==> flow/design.v <==
`timescale 1ns / 1ps
module CAN_TX(
        input wire clk,
        input wire rst,
        input wire sig,  
        output reg can_tx, output reg rst_n,
        output reg led,
        output reg [14:0] crc_reg,          
        output reg [3:0] dlc,               
        output reg [10:0] id,
        output reg [3:0] current_state,
        output reg [15:0]bit_counter ,
        output reg [63:0] data,
        output reg send_frame, sending_frame,idle      
    );
parameter IDLE = 0, SOF = 1, ID_STATE = 2, RTR = 3, IDE = 4, R0 = 5, DLC_STATE = 6, 
          DATA_STATE = 7, CRC_STATE = 8, DEL1 = 9, ACK_STATE = 10, DEL2 = 11, EOF_STATE = 12;
          parameter DEBOUNCE_MAX = 100000;  
          reg [16:0] debounce_counter;
          reg btn1_stable;
          reg btn1_last;
always @(posedge clk) begin
              if (sig != btn1_last) begin
                  debounce_counter <= DEBOUNCE_MAX;
              end else if (debounce_counter > 0) begin
                  debounce_counter <= debounce_counter - 1;
              end else begin
                  btn1_stable <= sig;
              end
              btn1_last <= sig;  
          end
wire SOF_BIT = 1'b0;
reg [3:0] next_state;
always @(posedge clk)
begin
  if (rst) begin
        rst_n <= 1'b0;
        led <= 1'b0;
        data <= 64'b0;
        id <= 11'b0;
        send_frame <= 1'b0;
        dlc <= 4'b0;
  end
  else if (sig) begin
        rst_n <= 1'b1;
        data <= 64'hAABBCCDDEEFF0001;
        id <= 11'b10000000001;
        send_frame <= 1'b1;
         led <= 1'b1;
        dlc[3:0] <=4'b1000;
    end        
    else begin
        rst_n <= 1'b0;
         led <= 1'b0;
        data <= 64'b0;  
        send_frame <= 1'b0;
     end   
end 
always @ (posedge clk) begin: STATE_MEMORY
    if (rst)
        current_state <= IDLE;
    else if (!send_frame)
        current_state <= IDLE;
    else if (send_frame)
        current_state <= next_state;
end	
always @(*) 
begin: NEXT_STATE_LOGIC
    case (current_state)
        IDLE: 
                next_state = SOF;
        SOF: 
            if (send_frame && !idle)
                next_state = ID_STATE;
            else 
                next_state = SOF;
        ID_STATE: 
            if (sending_frame && bit_counter == 11)begin 
                next_state = RTR; 
                end
            else 
                next_state = ID_STATE;
        RTR: 
            if (sending_frame) 
                next_state = IDE; 
            else 
                next_state = RTR;
        IDE: 
            if (sending_frame) 
                next_state = R0; 
            else 
                next_state = IDE;
        R0:
            if (sending_frame) 
                next_state = DLC_STATE; 
            else 
                next_state = R0;
        DLC_STATE: 
            if (sending_frame && bit_counter == 4) 
                next_state = DATA_STATE; 
            else 
                next_state = DLC_STATE;
        DATA_STATE: 
            if (sending_frame && bit_counter == (dlc * 8)) 
                next_state = CRC_STATE; 
            else 
                next_state = DATA_STATE;
        CRC_STATE: 
            if (sending_frame && bit_counter == 15) 
                next_state = DEL1; 
            else 
                next_state = CRC_STATE;
        DEL1:
            if (sending_frame) 
                next_state = ACK_STATE; 
            else 
                next_state = DEL1;        
        ACK_STATE: 
            if (sending_frame) 
                next_state = DEL2; 
            else 
                next_state = ACK_STATE;
        DEL2:
            if (sending_frame) 
                next_state = EOF_STATE; 
            else 
                next_state = DEL2;
        EOF_STATE: 
            if (sending_frame && bit_counter == 6) begin
                next_state = IDLE; 
                end
            else 
                next_state = EOF_STATE;
        default: 
            next_state = IDLE;
    endcase
end	
always @ (posedge clk) 
begin: OUTPUT_LOGIC
    if (rst) begin
        can_tx <= 1'b1;
        sending_frame <= 1'b0;
        bit_counter <= 0;
        crc_reg <= 15'b0;
        idle <= 1'b1;
    end else if (!rst_n) begin
        can_tx <= 1'b1;          
        sending_frame <= 1'b0;
        bit_counter <= 0;
        crc_reg <= 15'b0;
    end else begin
        case (current_state)
            IDLE: 
                if (send_frame && !sending_frame && idle) begin
                    sending_frame <= 1'b1;
                    idle<=1'b0;
                    can_tx <= SOF_BIT;    
                     end else begin
                        can_tx <= 1'b1;        
                end
            SOF: begin 
               can_tx <= id[10 - bit_counter];
               bit_counter <= bit_counter + 1;
            end
            ID_STATE: 
              begin
                can_tx <= id[10 - bit_counter];   
                bit_counter <= bit_counter + 1;
                if (bit_counter == 11) begin
                    can_tx <= 1'b0;
                    bit_counter <= 0;
                end        
              end
            RTR: 
              begin
                    can_tx <= 1'b0;
            end
            IDE: 
            begin
                can_tx <= 1'b0;   
            end
            R0:
              begin
                can_tx <= dlc[3 - bit_counter];
                 bit_counter <= bit_counter + 1;
            end
            DLC_STATE:
               begin
                can_tx <= dlc[3 - bit_counter];   
                bit_counter <= bit_counter + 1;
                if (bit_counter == 4) begin
                    bit_counter <= 1;
                    can_tx <= data[63];
                end  
            end
            DATA_STATE:  
              begin
                can_tx <= (bit_counter <= 63) ? data[63-bit_counter] : 1'b0;   
                bit_counter <= bit_counter + 1;
                if (bit_counter == (dlc * 8))
                    bit_counter <= 0;
            end
            CRC_STATE: 
            begin
                bit_counter <= bit_counter + 1;
                if (bit_counter == 15)
                    bit_counter <= 0;
            end
            DEL1:  
             begin
                can_tx <= 1'b1; 
            end
            ACK_STATE: 
                can_tx <= 1'b1;   
            DEL2:
            begin
                can_tx <= 1'b1;  
            end
            EOF_STATE:  
            begin
                can_tx <= 1'b1;   
                bit_counter <= bit_counter + 1;
                if (bit_counter == 6) begin
                    bit_counter <= 0;
                    sending_frame <= 0;
                    idle <=1'b1;
                end
            end
            default:
            can_tx <=1;
        endcase
  end  
end
function [14:0] nextCRC;
    input new_bit;
    input [14:0] crc_in;
    begin
        nextCRC[14] = crc_in[13] ^ new_bit;
        nextCRC[13] = crc_in[12] ^ crc_in[14] ^ new_bit;
        nextCRC[12] = crc_in[11];
        nextCRC[11] = crc_in[10] ^ crc_in[14] ^ new_bit;
        nextCRC[10] = crc_in[9];
        nextCRC[9]  = crc_in[8]  ^ crc_in[14] ^ new_bit;
        nextCRC[8]  = crc_in[7];
        nextCRC[7]  = crc_in[6];
        nextCRC[6]  = crc_in[5]  ^ crc_in[14] ^ new_bit;
        nextCRC[5]  = crc_in[4];
        nextCRC[4]  = crc_in[3]  ^ crc_in[14] ^ new_bit;
        nextCRC[3]  = crc_in[2];
        nextCRC[2]  = crc_in[1];
        nextCRC[1]  = crc_in[0]  ^ crc_in[14] ^ new_bit;
        nextCRC[0]  = new_bit;
    end
endfunction
endmodule
`timescale 1ns / 1ps
module CAN_RX (
    input wire clk,
    input wire rst,
    input wire can_rx_buf, 
    output reg SOF_detected,
    output reg receiving_frame,
    output reg can_rx,
    output reg [10:0] id_rx,     
    output reg [3:0] dlc_rx,     
    output reg [63:0] crc_rx,
    output reg [63:0] data_rx,   
    output reg [3:0] current_state,
    output reg [31:0] state_ascii,
    output reg red,
    output reg green,
    output reg blue,
    output reg debug_led,
    output reg [15:0]bit_counter, 
    output reg frame_valid  
);
    reg [14:0] crc_reg;
    reg rtr;
    reg r0;
    reg sof;
    reg [4:0] next_state;
    reg rst_n;
    parameter IDLE = 0, SOF = 1, ID_STATE = 2, RTR = 3, IDE = 4, R0 = 5, DLC_STATE = 6, 
              DATA_STATE = 7, CRC_STATE = 8, DEL1 = 9, ACK_STATE = 10, DEL2=11, EOF_STATE = 12;
    reg [3:0] data_length;
always @(*) begin
        case (current_state)
            IDLE:       state_ascii = "IDLE";  
            SOF:        state_ascii = "SOF ";  
            ID_STATE:   state_ascii = "ID  ";  
            RTR:        state_ascii = "RTR ";  
            IDE:        state_ascii = "IDE ";  
            R0:         state_ascii = "R0  ";  
            DLC_STATE:  state_ascii = "DLC ";  
            DATA_STATE: state_ascii = "DATA";  
            CRC_STATE:  state_ascii = "CRC ";  
            DEL1:       state_ascii = "DEL1";  
            ACK_STATE:  state_ascii = "ACK ";  
            DEL2:       state_ascii = "DEL2";  
            EOF_STATE:  state_ascii = "EOF ";  
            default:    state_ascii = "UNK ";  
        endcase
    end
always @(posedge clk)
begin   
    if (rst) begin
    SOF_detected <= 0;
    receiving_frame <= 0;
    end
    else begin
    if (current_state == IDLE && !can_rx && !SOF_detected)begin
    SOF_detected <=1;
    receiving_frame <= 1'b1;
    end
    else begin
    if (current_state != IDLE && SOF_detected)
    SOF_detected <=1;
    end
    if (current_state == EOF_STATE && bit_counter==6 && SOF_detected)
    SOF_detected <=0;
    end
end    
always @(posedge clk)
begin   
    if (rst) begin
        current_state <= IDLE;
    end
    else if (receiving_frame) begin       
        current_state <= next_state;
    end        
    else begin
        current_state <= IDLE;
     end
end      
    always @(*) begin
        can_rx = can_rx_buf; 
    end
    always @(*)
    begin: NEXT_STATE_LOGIC
        case (current_state)
            IDLE: 
                if (SOF_detected)
                    next_state = ID_STATE; 
                else 
                    next_state = IDLE;
            SOF: 
                if (bit_counter == 1) 
                    next_state = ID_STATE; 
                else 
                    next_state = SOF;
            ID_STATE: 
                if (frame_valid && bit_counter == 10) 
                    next_state = RTR; 
                else 
                    next_state = ID_STATE;
            RTR: 
                if (frame_valid)
                    next_state = IDE; 
                else 
                    next_state = RTR;
            IDE: 
                if (frame_valid) 
                    next_state = R0; 
                else 
                    next_state = IDE;
            R0:
                if (frame_valid) 
                    next_state = DLC_STATE; 
                else 
                    next_state = R0;
            DLC_STATE: 
                if (frame_valid && bit_counter == 3) 
                    next_state = DATA_STATE; 
                else 
                    next_state = DLC_STATE;
            DATA_STATE: 
                if (frame_valid && bit_counter == (data_length * 8)) 
                    next_state = CRC_STATE; 
                else 
                    next_state = DATA_STATE;
            CRC_STATE: 
                if (frame_valid && bit_counter == 14) 
                    next_state = DEL1; 
                else 
                    next_state = CRC_STATE;
            DEL1: 
                if (frame_valid) 
                    next_state = ACK_STATE; 
                else 
                    next_state = DEL1;        
            ACK_STATE: 
                if (frame_valid)
                    next_state = DEL2; 
                else 
                    next_state = ACK_STATE;
            DEL2: 
                if (frame_valid) 
                    next_state = EOF_STATE; 
                else 
                    next_state = DEL2;        
            EOF_STATE: 
                if (frame_valid && bit_counter == 6) 
                    next_state = IDLE; 
                else 
                    next_state = EOF_STATE;
            default: 
                next_state = IDLE;
        endcase 
    end	
always @(posedge clk)
begin
  if (rst) begin
    frame_valid <= 1'b0;
    debug_led <= 1'b0;
    id_rx <= 11'b0;
    dlc_rx <= 4'b0;
    data_rx <= 64'b0;
    crc_rx <= 64'b0;
    bit_counter <= 0;
    red <= 1'b0;
    green <= 1'b0;
    blue <= 1'b0;
    data_length = 4'b0;
  end
  else
  case (current_state)
  IDLE: begin
             if (receiving_frame && !frame_valid) begin
                 frame_valid <= 1'b1;
                 debug_led <= 1'b0;
                 id_rx[10 - bit_counter] <= can_rx;   
                 bit_counter <= bit_counter + 1;
                end else begin
                end 
                end
  SOF: begin
                            red <= 1'b1;
                            green <= 1'b0; 
                            blue <= 1'b1;  
                   id_rx[10 - bit_counter] <= can_rx;          
                   bit_counter <= bit_counter + 1;  
                end
  ID_STATE:  begin
                    id_rx[10 - bit_counter] <= can_rx;
                    bit_counter <= bit_counter + 1;
                    if (bit_counter == 10) begin
                        bit_counter <= 0;
                    end
                end
   RTR:   begin
                end
                IDE:   begin                           
                end
                R0:   begin                        
                end
  DLC_STATE: begin 
                    case (bit_counter)
                        0: dlc_rx[3] <= can_rx;   
                        1: dlc_rx[2] <= can_rx;
                        2: dlc_rx[1] <= can_rx;
                        3: dlc_rx[0] <= can_rx;   
                    endcase
                    bit_counter <= bit_counter + 1;
                    if (bit_counter == 3) begin
                        bit_counter <= 1;
                        red <= 1'b1;
                         green <= 1'b1; 
                         blue <= 1'b0;  
                    end
                end
                DATA_STATE:  begin
                    case (dlc_rx)
                                    4'b0000: data_length = 0;        
                                    4'b0001: data_length = 1;        
                                    4'b0010: data_length = 2;       
                                    4'b0011: data_length = 3;       
                                    4'b0100: data_length = 4;       
                                    4'b0101: data_length = 5;       
                                    4'b0110: data_length = 6;       
                                    4'b0111: data_length = 7;       
                                    4'b1000: data_length = 8;       
                           default: data_length = 0;     
                     endcase
                    if (((data_length*8))-bit_counter <= 63)
                    data_rx[((data_length*8))-bit_counter] <= can_rx;
                    bit_counter <= bit_counter + 1;
                    if (bit_counter == (data_length * 8) ) begin
                        bit_counter <= 0;
                        red <= 1'b1;
                            green <= 1'b0; 
                            blue <= 1'b0;  
                    end
                end
                CRC_STATE:  begin
                    crc_rx[bit_counter] <= can_rx;
                    bit_counter <= bit_counter + 1;
                    if (bit_counter == 14) begin
                        bit_counter <= 0;
                    end
                end
                DEL1:  begin
                end
                ACK_STATE:   begin
                end
                DEL2:  begin
                   red <= 1'b1;
                   green <= 1'b0; 
                   blue <= 1'b0;  
                end
                EOF_STATE:  begin
                    if (can_rx == 1'b1)    
                    bit_counter <= bit_counter + 1;
                    if (bit_counter == 4) begin
                        id_rx <= 11'b00000000000;
                        dlc_rx <= 4'b0000;
                    end      
                    if (bit_counter == 6) begin
                        bit_counter <= 0;
                        frame_valid <= 1'b0;   
                        debug_led <= 1'b1;
                        red <= 1'b0;
                        green <= 1'b1; 
                        blue <= 1'b1;
                    end
   end
   endcase                 
end   
endmodule
module can_node (
    input  wire        clk,
    input  wire        rst,
    input  wire        tx_sig,
    output wire        tx_can_tx,
    output wire        tx_rst_n,
    output wire        tx_led,
    output wire [14:0] tx_crc_reg,
    output wire [3:0]  tx_dlc,
    output wire [10:0] tx_id,
    output wire [3:0]  tx_current_state,
    output wire [15:0] tx_bit_counter,
    output wire [63:0] tx_data,
    output wire        tx_send_frame,
    output wire        tx_sending_frame,
    output wire        tx_idle,
    input  wire        rx_can_rx_buf,
    output wire        rx_SOF_detected,
    output wire        rx_receiving_frame,
    output wire        rx_can_rx,
    output wire [10:0] rx_id_rx,
    output wire [3:0]  rx_dlc_rx,
    output wire [63:0] rx_crc_rx,
    output wire [63:0] rx_data_rx,
    output wire [3:0]  rx_current_state,
    output wire [31:0] rx_state_ascii,
    output wire        rx_red,
    output wire        rx_green,
    output wire        rx_blue,
    output wire        rx_debug_led,
    output wire [15:0] rx_bit_counter,
    output wire        rx_frame_valid
);
    CAN_TX u_tx (
        .clk(clk), .rst(rst), .sig(tx_sig),
        .can_tx(tx_can_tx), .rst_n(tx_rst_n), .led(tx_led),
        .crc_reg(tx_crc_reg), .dlc(tx_dlc), .id(tx_id),
        .current_state(tx_current_state), .bit_counter(tx_bit_counter),
        .data(tx_data), .send_frame(tx_send_frame),
        .sending_frame(tx_sending_frame), .idle(tx_idle)
    );
    CAN_RX u_rx (
        .clk(clk), .rst(rst), .can_rx_buf(rx_can_rx_buf),
        .SOF_detected(rx_SOF_detected), .receiving_frame(rx_receiving_frame),
        .can_rx(rx_can_rx), .id_rx(rx_id_rx), .dlc_rx(rx_dlc_rx),
        .crc_rx(rx_crc_rx), .data_rx(rx_data_rx),
        .current_state(rx_current_state), .state_ascii(rx_state_ascii),
        .red(rx_red), .green(rx_green), .blue(rx_blue),
        .debug_led(rx_debug_led), .bit_counter(rx_bit_counter),
        .frame_valid(rx_frame_valid)
    );
endmodule
From RTL to reports: can_node
Tool output for the design above before and after an edit, in the order of the flow.
"original" refers to lines of the RTL above, "edited" to lines of the edited file.
"difference": "edited" minus "original" as printed here.
Operators carry their Yosys type and port widths (W data, S select, Z words).
Cell names lack the library's common part.
The mark n/a stands for no value.

design
  top = can_node
  clock port = clk
  library = sky130hd
  library corner = tt_025C_1v80

Edit of the RTL
Unified diff, file above to edited file.
The edit is scripted: it alters the design's behaviour and was not made to optimise anything.

begin of diff
@@ -568,13 +568,21 @@
         .sending_frame(tx_sending_frame), .idle(tx_idle)
     );
+    wire rx_green_p, rx_green_n;
+    wire rx_receiving_frame_p, rx_receiving_frame_n;
+    wire rx_frame_valid_p, rx_frame_valid_n;
     CAN_RX u_rx (
         .clk(clk), .rst(rst), .can_rx_buf(rx_can_rx_buf),
-        .SOF_detected(rx_SOF_detected), .receiving_frame(rx_receiving_frame),
+        .SOF_detected(rx_SOF_detected), .receiving_frame(rx_receiving_frame_p),
         .can_rx(rx_can_rx), .id_rx(rx_id_rx), .dlc_rx(rx_dlc_rx),
         .crc_rx(rx_crc_rx), .data_rx(rx_data_rx),
         .current_state(rx_current_state), .state_ascii(rx_state_ascii),
-        .red(rx_red), .green(rx_green), .blue(rx_blue),
+        .red(rx_red), .green(rx_green_p), .blue(rx_blue),
         .debug_led(rx_debug_led), .bit_counter(rx_bit_counter),
-        .frame_valid(rx_frame_valid)
+        .frame_valid(rx_frame_valid_p)
     );
+    CAN_RX u_rx_twin (.clk(clk), .rst(rst), .can_rx_buf(~rx_can_rx_buf),
+        .receiving_frame(rx_receiving_frame_n), .green(rx_green_n), .frame_valid(rx_frame_valid_n));
+    assign rx_green = rx_green_p ^ rx_green_n;
+    assign rx_receiving_frame = rx_receiving_frame_p ^ rx_receiving_frame_n;
+    assign rx_frame_valid = rx_frame_valid_p ^ rx_frame_valid_n;
 endmodule
end of diff

Word-level counts
Yosys after proc, flatten, opt, wreduce and memory -nomap, before mapping. Print and check cells are not counted.
Memory sizes are those after Yosys's memory passes, which may raise the word count (mostly to a power of two), join words into wider ones and drop unused or constant bits.

word-level totals
  element                          original  edited  difference
  cells after elaboration          250       371     +121
  input port bits                  4         4       0
  clocked read ports x word width  25        25      0
  memories kept                    2         3       +1
  output and inout bits            323       323     0
  bits in read-only memories       464       528     +64
  register bits after elaboration  264       296     +32

memories
  element                                  original                 edited
  words x width with read and write ports  16x25 r1 w0; 16x4 r1 w0  16x25 r1 w0; 16x4 r1 w0; 16x4 r1 w0

operators by class
  element                     original  edited  difference
  shift-type cells            9         9       0
  $add $sub $neg              10        11      +1
  muxes and demuxes           84        126     +42
  bitwise gates (word level)  11        16      +5
  order comparisons           2         2       0
  eq/ne operators             50        80      +30
  reduce/logical cells        56        87      +31

operators with widths
  operator                 original  edited  difference
  $mux W1                  34        51      +17
  $logic_and A1 B1 Y1      19        30      +11
  $mux W16                 12        19      +7
  $reduce_and A3 Y1        8         14      +6
  $eq A4 B4 Y1 const B     10        15      +5
  $pmux W1 S2              8         13      +5
  $ne A2 B1 Y1 const B     7         12      +5
  $eq A4 B3 Y1 const B     8         12      +4
  $mux W2                  7         11      +4
  $mux W4                  7         11      +4
  $reduce_or A2 Y1         7         10      +3
  $ne A2 B2 Y1 const B     4         7       +3
  $reduce_bool A2 Y1       4         7       +3
  $xor A1 B1 Y1            0         3       +3
  $logic_not A1 Y1         5         7       +2
  $eq A16 B3 Y1 const B    4         6       +2
  $eq A16 B4 Y1 const B    4         6       +2
  $eq A4 B2 Y1 const B     4         6       +2
  $mux W3                  4         6       +2
  $eq A16 B7 Y1            3         5       +2
  $eq A16 B2 Y1 const B    2         4       +2
  $not A1 Y1               2         4       +2
  $reduce_bool A4 Y1       2         4       +2
  $reduce_and A4 Y1        3         4       +1
  $add A16 B1 Y16 const B  2         3       +1
  $eq A4 B1 Y1 const B     2         3       +1
  $logic_not A4 Y1         2         3       +1
  $pmux W1 S4              2         3       +1

Operator kinds equal on both sides are left out: 33.
The list need not be complete.

Depth
Longest topological path by Yosys (ltp), each cell counted once; first at word level (registers and memories cut), then after technology mapping (sequential cells cut; the memories' decode and read muxes count).

logic depth
  element                       original  edited  difference
  word-level depth              9         9       0
  ABC_AREA                      0         0       n/a
  mapped depth                  20        21      +1
  mapped depth without buffers  15        17      +2

Netlist
The flow's flattened synthesis, as Yosys stat reports it; memories are mapped. The netlist is that of the ABC_AREA named above (0 if unset); the other value can give another one.

mapped netlist
  element                             original   edited     difference
  buffers                             213        233        +20
  sequential part of the area (mm^2)  0.0044843  0.0051249  +0.0006406
  cells in the netlist                1796       2028       +232
  synthesis area (mm^2)               0.0136844  0.015944   +0.0022596
  flip-flop cells                     224        256        +32

cells by type
  cell type  original  edited  difference
  nor2_1     163       273     +110
  mux2i_1    38        111     +73
  a21oi_1    153       111     -42
  nand3_1    139       102     -37
  dfxtp_1    224       256     +32
  nand2_1    241       213     -28
  o21ai_1    33        6       -27
  nor3_1     53        74      +21
  o211ai_1   6         23      +17
  nor4_1     19        34      +15
  buf_2      8         23      +15
  xor2_1     31        44      +13
  xnor2_1    43        54      +11
  o21ai_0    36        47      +11
  nand4_1    30        19      -11
  nor2b_1    15        26      +11
  o41ai_1    15        4       -11
  nand2b_1   32        41      +9

Cell types equal on both sides are left out: 9.
The list need not be complete.
The figures by module come from a second, unflattened synthesis with its own total; it is not the netlist above.

second synthesis, totals
  element                                  original   edited     difference
  cell total of the unflattened synthesis  1735       3140       +1405
  area (unflattened synthesis) (mm^2)      0.0132377  0.0239129  +0.0106752

Rows give one instance, submodules left out.

by module, original
  module    sequential area (mm^2)  cells  instances  area (mm^2)
  CAN_RX    0.0039838               1401   1          0.0106452
  CAN_TX    0.0005005               334    1          0.0025925
  can_node  0                       0      1          0

by module, edited
  module    sequential area (mm^2)  cells  instances  area (mm^2)
  CAN_RX    0.0039838               1401   2          0.0106452
  CAN_TX    0.0005005               334    1          0.0025925
  can_node  0                       4      1          0.00003

Worst setup path after synthesis
Path of least setup slack by OpenSTA after synthesis, without wires, with an ideal clock, recovery checks aside; 20% of the period is set as input and as output delay. Where synthesis merged equal registers, the netlist keeps one of their names.

timing path after synthesis
  element                            original                      edited                        difference
  path kind                          reg2reg                       reg2reg                       n/a
  start                              register u_rx.bit_counter[0]  register u_rx.bit_counter[0]  n/a
  end                                register u_rx.data_rx[4]      register u_rx.data_rx[2]      n/a
  data required time (ns)            6.868                         6.872                         +0.004
  launch time at the first pin (ns)  0.000                         0.000                         0.000
  clock period (ns)                  7.0                           7.0                           0.0
  delay of the path (ns)             5.057                         4.471                         -0.586
  arrival time (ns)                  4.925                         4.343                         -0.582
  setup time (ns)                    0.132                         0.128                         -0.004
  path buffers                       5                             4                             -1
  stages                             21                            22                            +1
  setup slack (ns)                   1.943                         2.530                         +0.587
  synthesis period reached (ns)      5.057                         4.47                          -0.587

"delay of the path" is the arrival time less input delay plus setup time.
"stages" counts driving pins, that of a launching flip-flop among them; a cell with two outputs on the path counts twice.
"synthesis period reached" = period - worst setup slack (recovery checks aside). The figure is calculated, with input and output delays left at 20% of the set period.
Between the ends stands the longest chain of elaborated cells between them, by number of cells; it is not shown to be the way that was timed. Of several equally long chains one is given.
Each line given opens the expression or statement behind the cell; cells for indexed reads and writes are added by Yosys, which also makes memories of some case tables.
At most two assigning lines are given for a register; there are more.
Lines with a computed index may be missing from the assigning lines.

between the ends, after synthesis, original
  cell sequence = dfxtp_1 clkbuf_1 clkbuf_1 inv_1 ha_1 nor2b_1 clkbuf_1 maj3_2 xnor2_1 nand2_1 or4b_1 nor3_1 o211a_1 ha_1 nor4bb_1 a32oi_1 buf_2 or4_1 buf_6 o21ai_2 a21oi_1
  cells in the longest elaborated chain = 6
  elaborated cells between the ends (all ways) = 9
  classes of those cells = 2 x add/sub; 1 x compare; 2 x shift; 3 x logic; 1 x reduce/logical

ends and longest elaborated chain, after synthesis, original
  element             line  text
  start: declaration  274   output reg [15:0]bit_counter,
  start: assignment   432   bit_counter <= bit_counter + 1;
  start: assignment   441   bit_counter <= bit_counter + 1;
  $sub A7 B16 Y17     485   data_rx[((data_length*8))-bit_counter] <= can_rx;
  $neg A32 Y33        485
  $shift A1 B33 Y64   485
  $not A64 Y64        485
  $and A64 B64 Y64    485
  $or A64 B64 Y64     485
  end: assignment     417   data_rx <= 64'b0;
  end: declaration    267   output reg [63:0] data_rx,

between the ends, after synthesis, edited
  cell sequence = dfxtp_1 buf_2 buf_2 inv_1 ha_1 clkbuf_2 nor2b_2 maj3_2 a21oi_1 o21ai_1 a21oi_2 o211ai_1 o41ai_1 nand3_1 nor3b_1 ha_1 nor4b_1 o211ai_1 buf_2 nor4_1 mux2i_1 nor2_1
  cells in the longest elaborated chain = 6
  elaborated cells between the ends (all ways) = 9
  classes of those cells = 2 x add/sub; 1 x compare; 2 x shift; 3 x logic; 1 x reduce/logical

ends and longest elaborated chain, after synthesis, edited
  element             line  text
  start: declaration  274   output reg [15:0]bit_counter,
  start: assignment   432   bit_counter <= bit_counter + 1;
  start: assignment   441   bit_counter <= bit_counter + 1;
  $sub A7 B16 Y17     485   data_rx[((data_length*8))-bit_counter] <= can_rx;
  $neg A32 Y33        485
  $shift A1 B33 Y64   485
  $not A64 Y64        485
  $and A64 B64 Y64    485
  $or A64 B64 Y64     485
  end: assignment     417   data_rx <= 64'b0;
  end: declaration    267   output reg [63:0] data_rx,

Worst path after layout
From the final timing report of each run of set A: the path of least setup slack in the routed layout; clock arrival at registers is part of the times.

timing path post-layout
  element                            original                   edited                        difference
  path kind                          reg2reg                    reg2reg                       n/a
  start                              register u_rx.dlc_rx[3]    register u_rx.bit_counter[1]  n/a
  end                                register u_rx.data_rx[12]  register u_rx.data_rx[31]     n/a
  setup slack (ns)                   0.58                       0.79                          +0.21
  stages                             16                         18                            +2
  setup time (ns)                    0.16                       0.09                          -0.07
  clock period (ns)                  5.76                       5.76                          0.00
  arrival time (ns)                  5.54                       5.46                          -0.08
  path buffers                       1                          0                             -1
  data required time (ns)            6.13                       6.25                          +0.12
  launch time at the first pin (ns)  0.53                       0.58                          +0.05

Between the ends stands the longest chain of elaborated cells between them, by number of cells; it is not shown to be the way that was timed. Of several equally long chains one is given.
The chain passes a memory read, where the word-level depth is cut; so it can be longer than that depth.
At most two assigning lines are given for a register; there are more.
Lines with a computed index may be missing from the assigning lines.

between the ends, post-layout, original
  cell sequence = dfxtp_1 nor4b_1 ha_1 a21oi_1 o221ai_1 nor3_4 or4b_1 nor3_1 o211a_1 ha_1 nor4bb_1 a32oi_1 buf_4 or4_1 o21ai_2 a21oi_1
  cells in the longest elaborated chain = 9
  elaborated cells between the ends (all ways) = 12
  classes of those cells = 2 x add/sub; 1 x compare; 2 x shift; 2 x mux; 3 x logic; 1 x reduce/logical; 1 x memory

ends and longest elaborated chain, post-layout, original
  element             line  text
  start: declaration  265   output reg [3:0] dlc_rx,
  start: assignment   416   dlc_rx <= 4'b0;
  start: assignment   458   0: dlc_rx[3] <= can_rx;
  $mem_v2 Z16 W4      472   case (dlc_rx)
  $mux W4             426   case (current_state)
  $mux W4             412   if (rst) begin
  $sub A7 B16 Y17     485   data_rx[((data_length*8))-bit_counter] <= can_rx;
  $neg A32 Y33        485
  $shift A1 B33 Y64   485
  $not A64 Y64        485
  $and A64 B64 Y64    485
  $or A64 B64 Y64     485
  end: assignment     417   data_rx <= 64'b0;
  end: declaration    267   output reg [63:0] data_rx,

between the ends, post-layout, edited
  cell sequence = dfxtp_1 inv_1 ha_1 nor2b_2 maj3_2 a21oi_1 o21ai_1 a21oi_2 o211ai_1 o41ai_1 nand3_1 nor3b_1 ha_1 nor4b_1 o21ai_1 nor2_1 nor4b_2 mux2i_1
  cells in the longest elaborated chain = 6
  elaborated cells between the ends (all ways) = 9
  classes of those cells = 2 x add/sub; 1 x compare; 2 x shift; 3 x logic; 1 x reduce/logical

ends and longest elaborated chain, post-layout, edited
  element             line  text
  start: declaration  274   output reg [15:0]bit_counter,
  start: assignment   432   bit_counter <= bit_counter + 1;
  start: assignment   441   bit_counter <= bit_counter + 1;
  $sub A7 B16 Y17     485   data_rx[((data_length*8))-bit_counter] <= can_rx;
  $neg A32 Y33        485
  $shift A1 B33 Y64   485
  $not A64 Y64        485
  $and A64 B64 Y64    485
  $or A64 B64 Y64     485
  end: assignment     417   data_rx <= 64'b0;
  end: declaration    267   output reg [63:0] data_rx,

Flow runs
Runs of the flow (Yosys, OpenROAD) on both versions; the two runs of a pair have the same settings. The constraints put input and output delay at 20% of the set period each and load the outputs with 0.01 pF.

flow settings, set A
  CORE_UTILIZATION = 40
  period_ns = 5.76
  CAP_MARGIN = 20
  CORE_MARGIN = 2
  SLEW_MARGIN = 20

final reports, set A
  element                                                   original   edited     difference
  area of the standard cells in the finished layout (mm^2)  0.0169575  0.0193811  +0.0024236
  period achieved (ns)                                      5.179      4.969      -0.210
  synthesized cell area (mm^2)                              0.0136844  0.015944   +0.0022596
  total negative slack (ns)                                 0.000      0.000      0.000
  smallest setup slack (ns)                                 0.581      0.791      +0.210
  total die area (mm^2)                                     0.0357059  0.0414733  +0.0057674

flow settings, set B
  CELL_PAD_IN_SITES_GLOBAL_PLACEMENT = 1
  CORE_UTILIZATION = 17
  CTS_CLUSTER_DIAMETER = 291
  CTS_CLUSTER_SIZE = 91
  GPL_ROUTABILITY_DRIVEN = 1
  MAX_ROUTING_LAYER = met4
  PLACE_DENSITY = 0.37
  SETUP_SLACK_MARGIN = 0.07
  SLEW_MARGIN = 40
  TNS_END_PERCENT = 15
  period_ns = 3.27
  CAP_MARGIN = 20
  CORE_MARGIN = 2

final reports, set B
  element                                                   original   edited     difference
  area of the standard cells in the finished layout (mm^2)  0.020322   0.0232711  +0.0029491
  period achieved (ns)                                      4.197      3.655      -0.542
  synthesized cell area (mm^2)                              0.0136844  0.015944   +0.0022596
  total negative slack (ns)                                 -58.344    -18.950    +39.394
  smallest setup slack (ns)                                 -0.927     -0.385     +0.542
  total die area (mm^2)                                     0.0827828  0.0962551  +0.0134723

"period achieved" = clock period - worst setup slack. The figure is calculated, with input and output delays left at 20% of the set period.
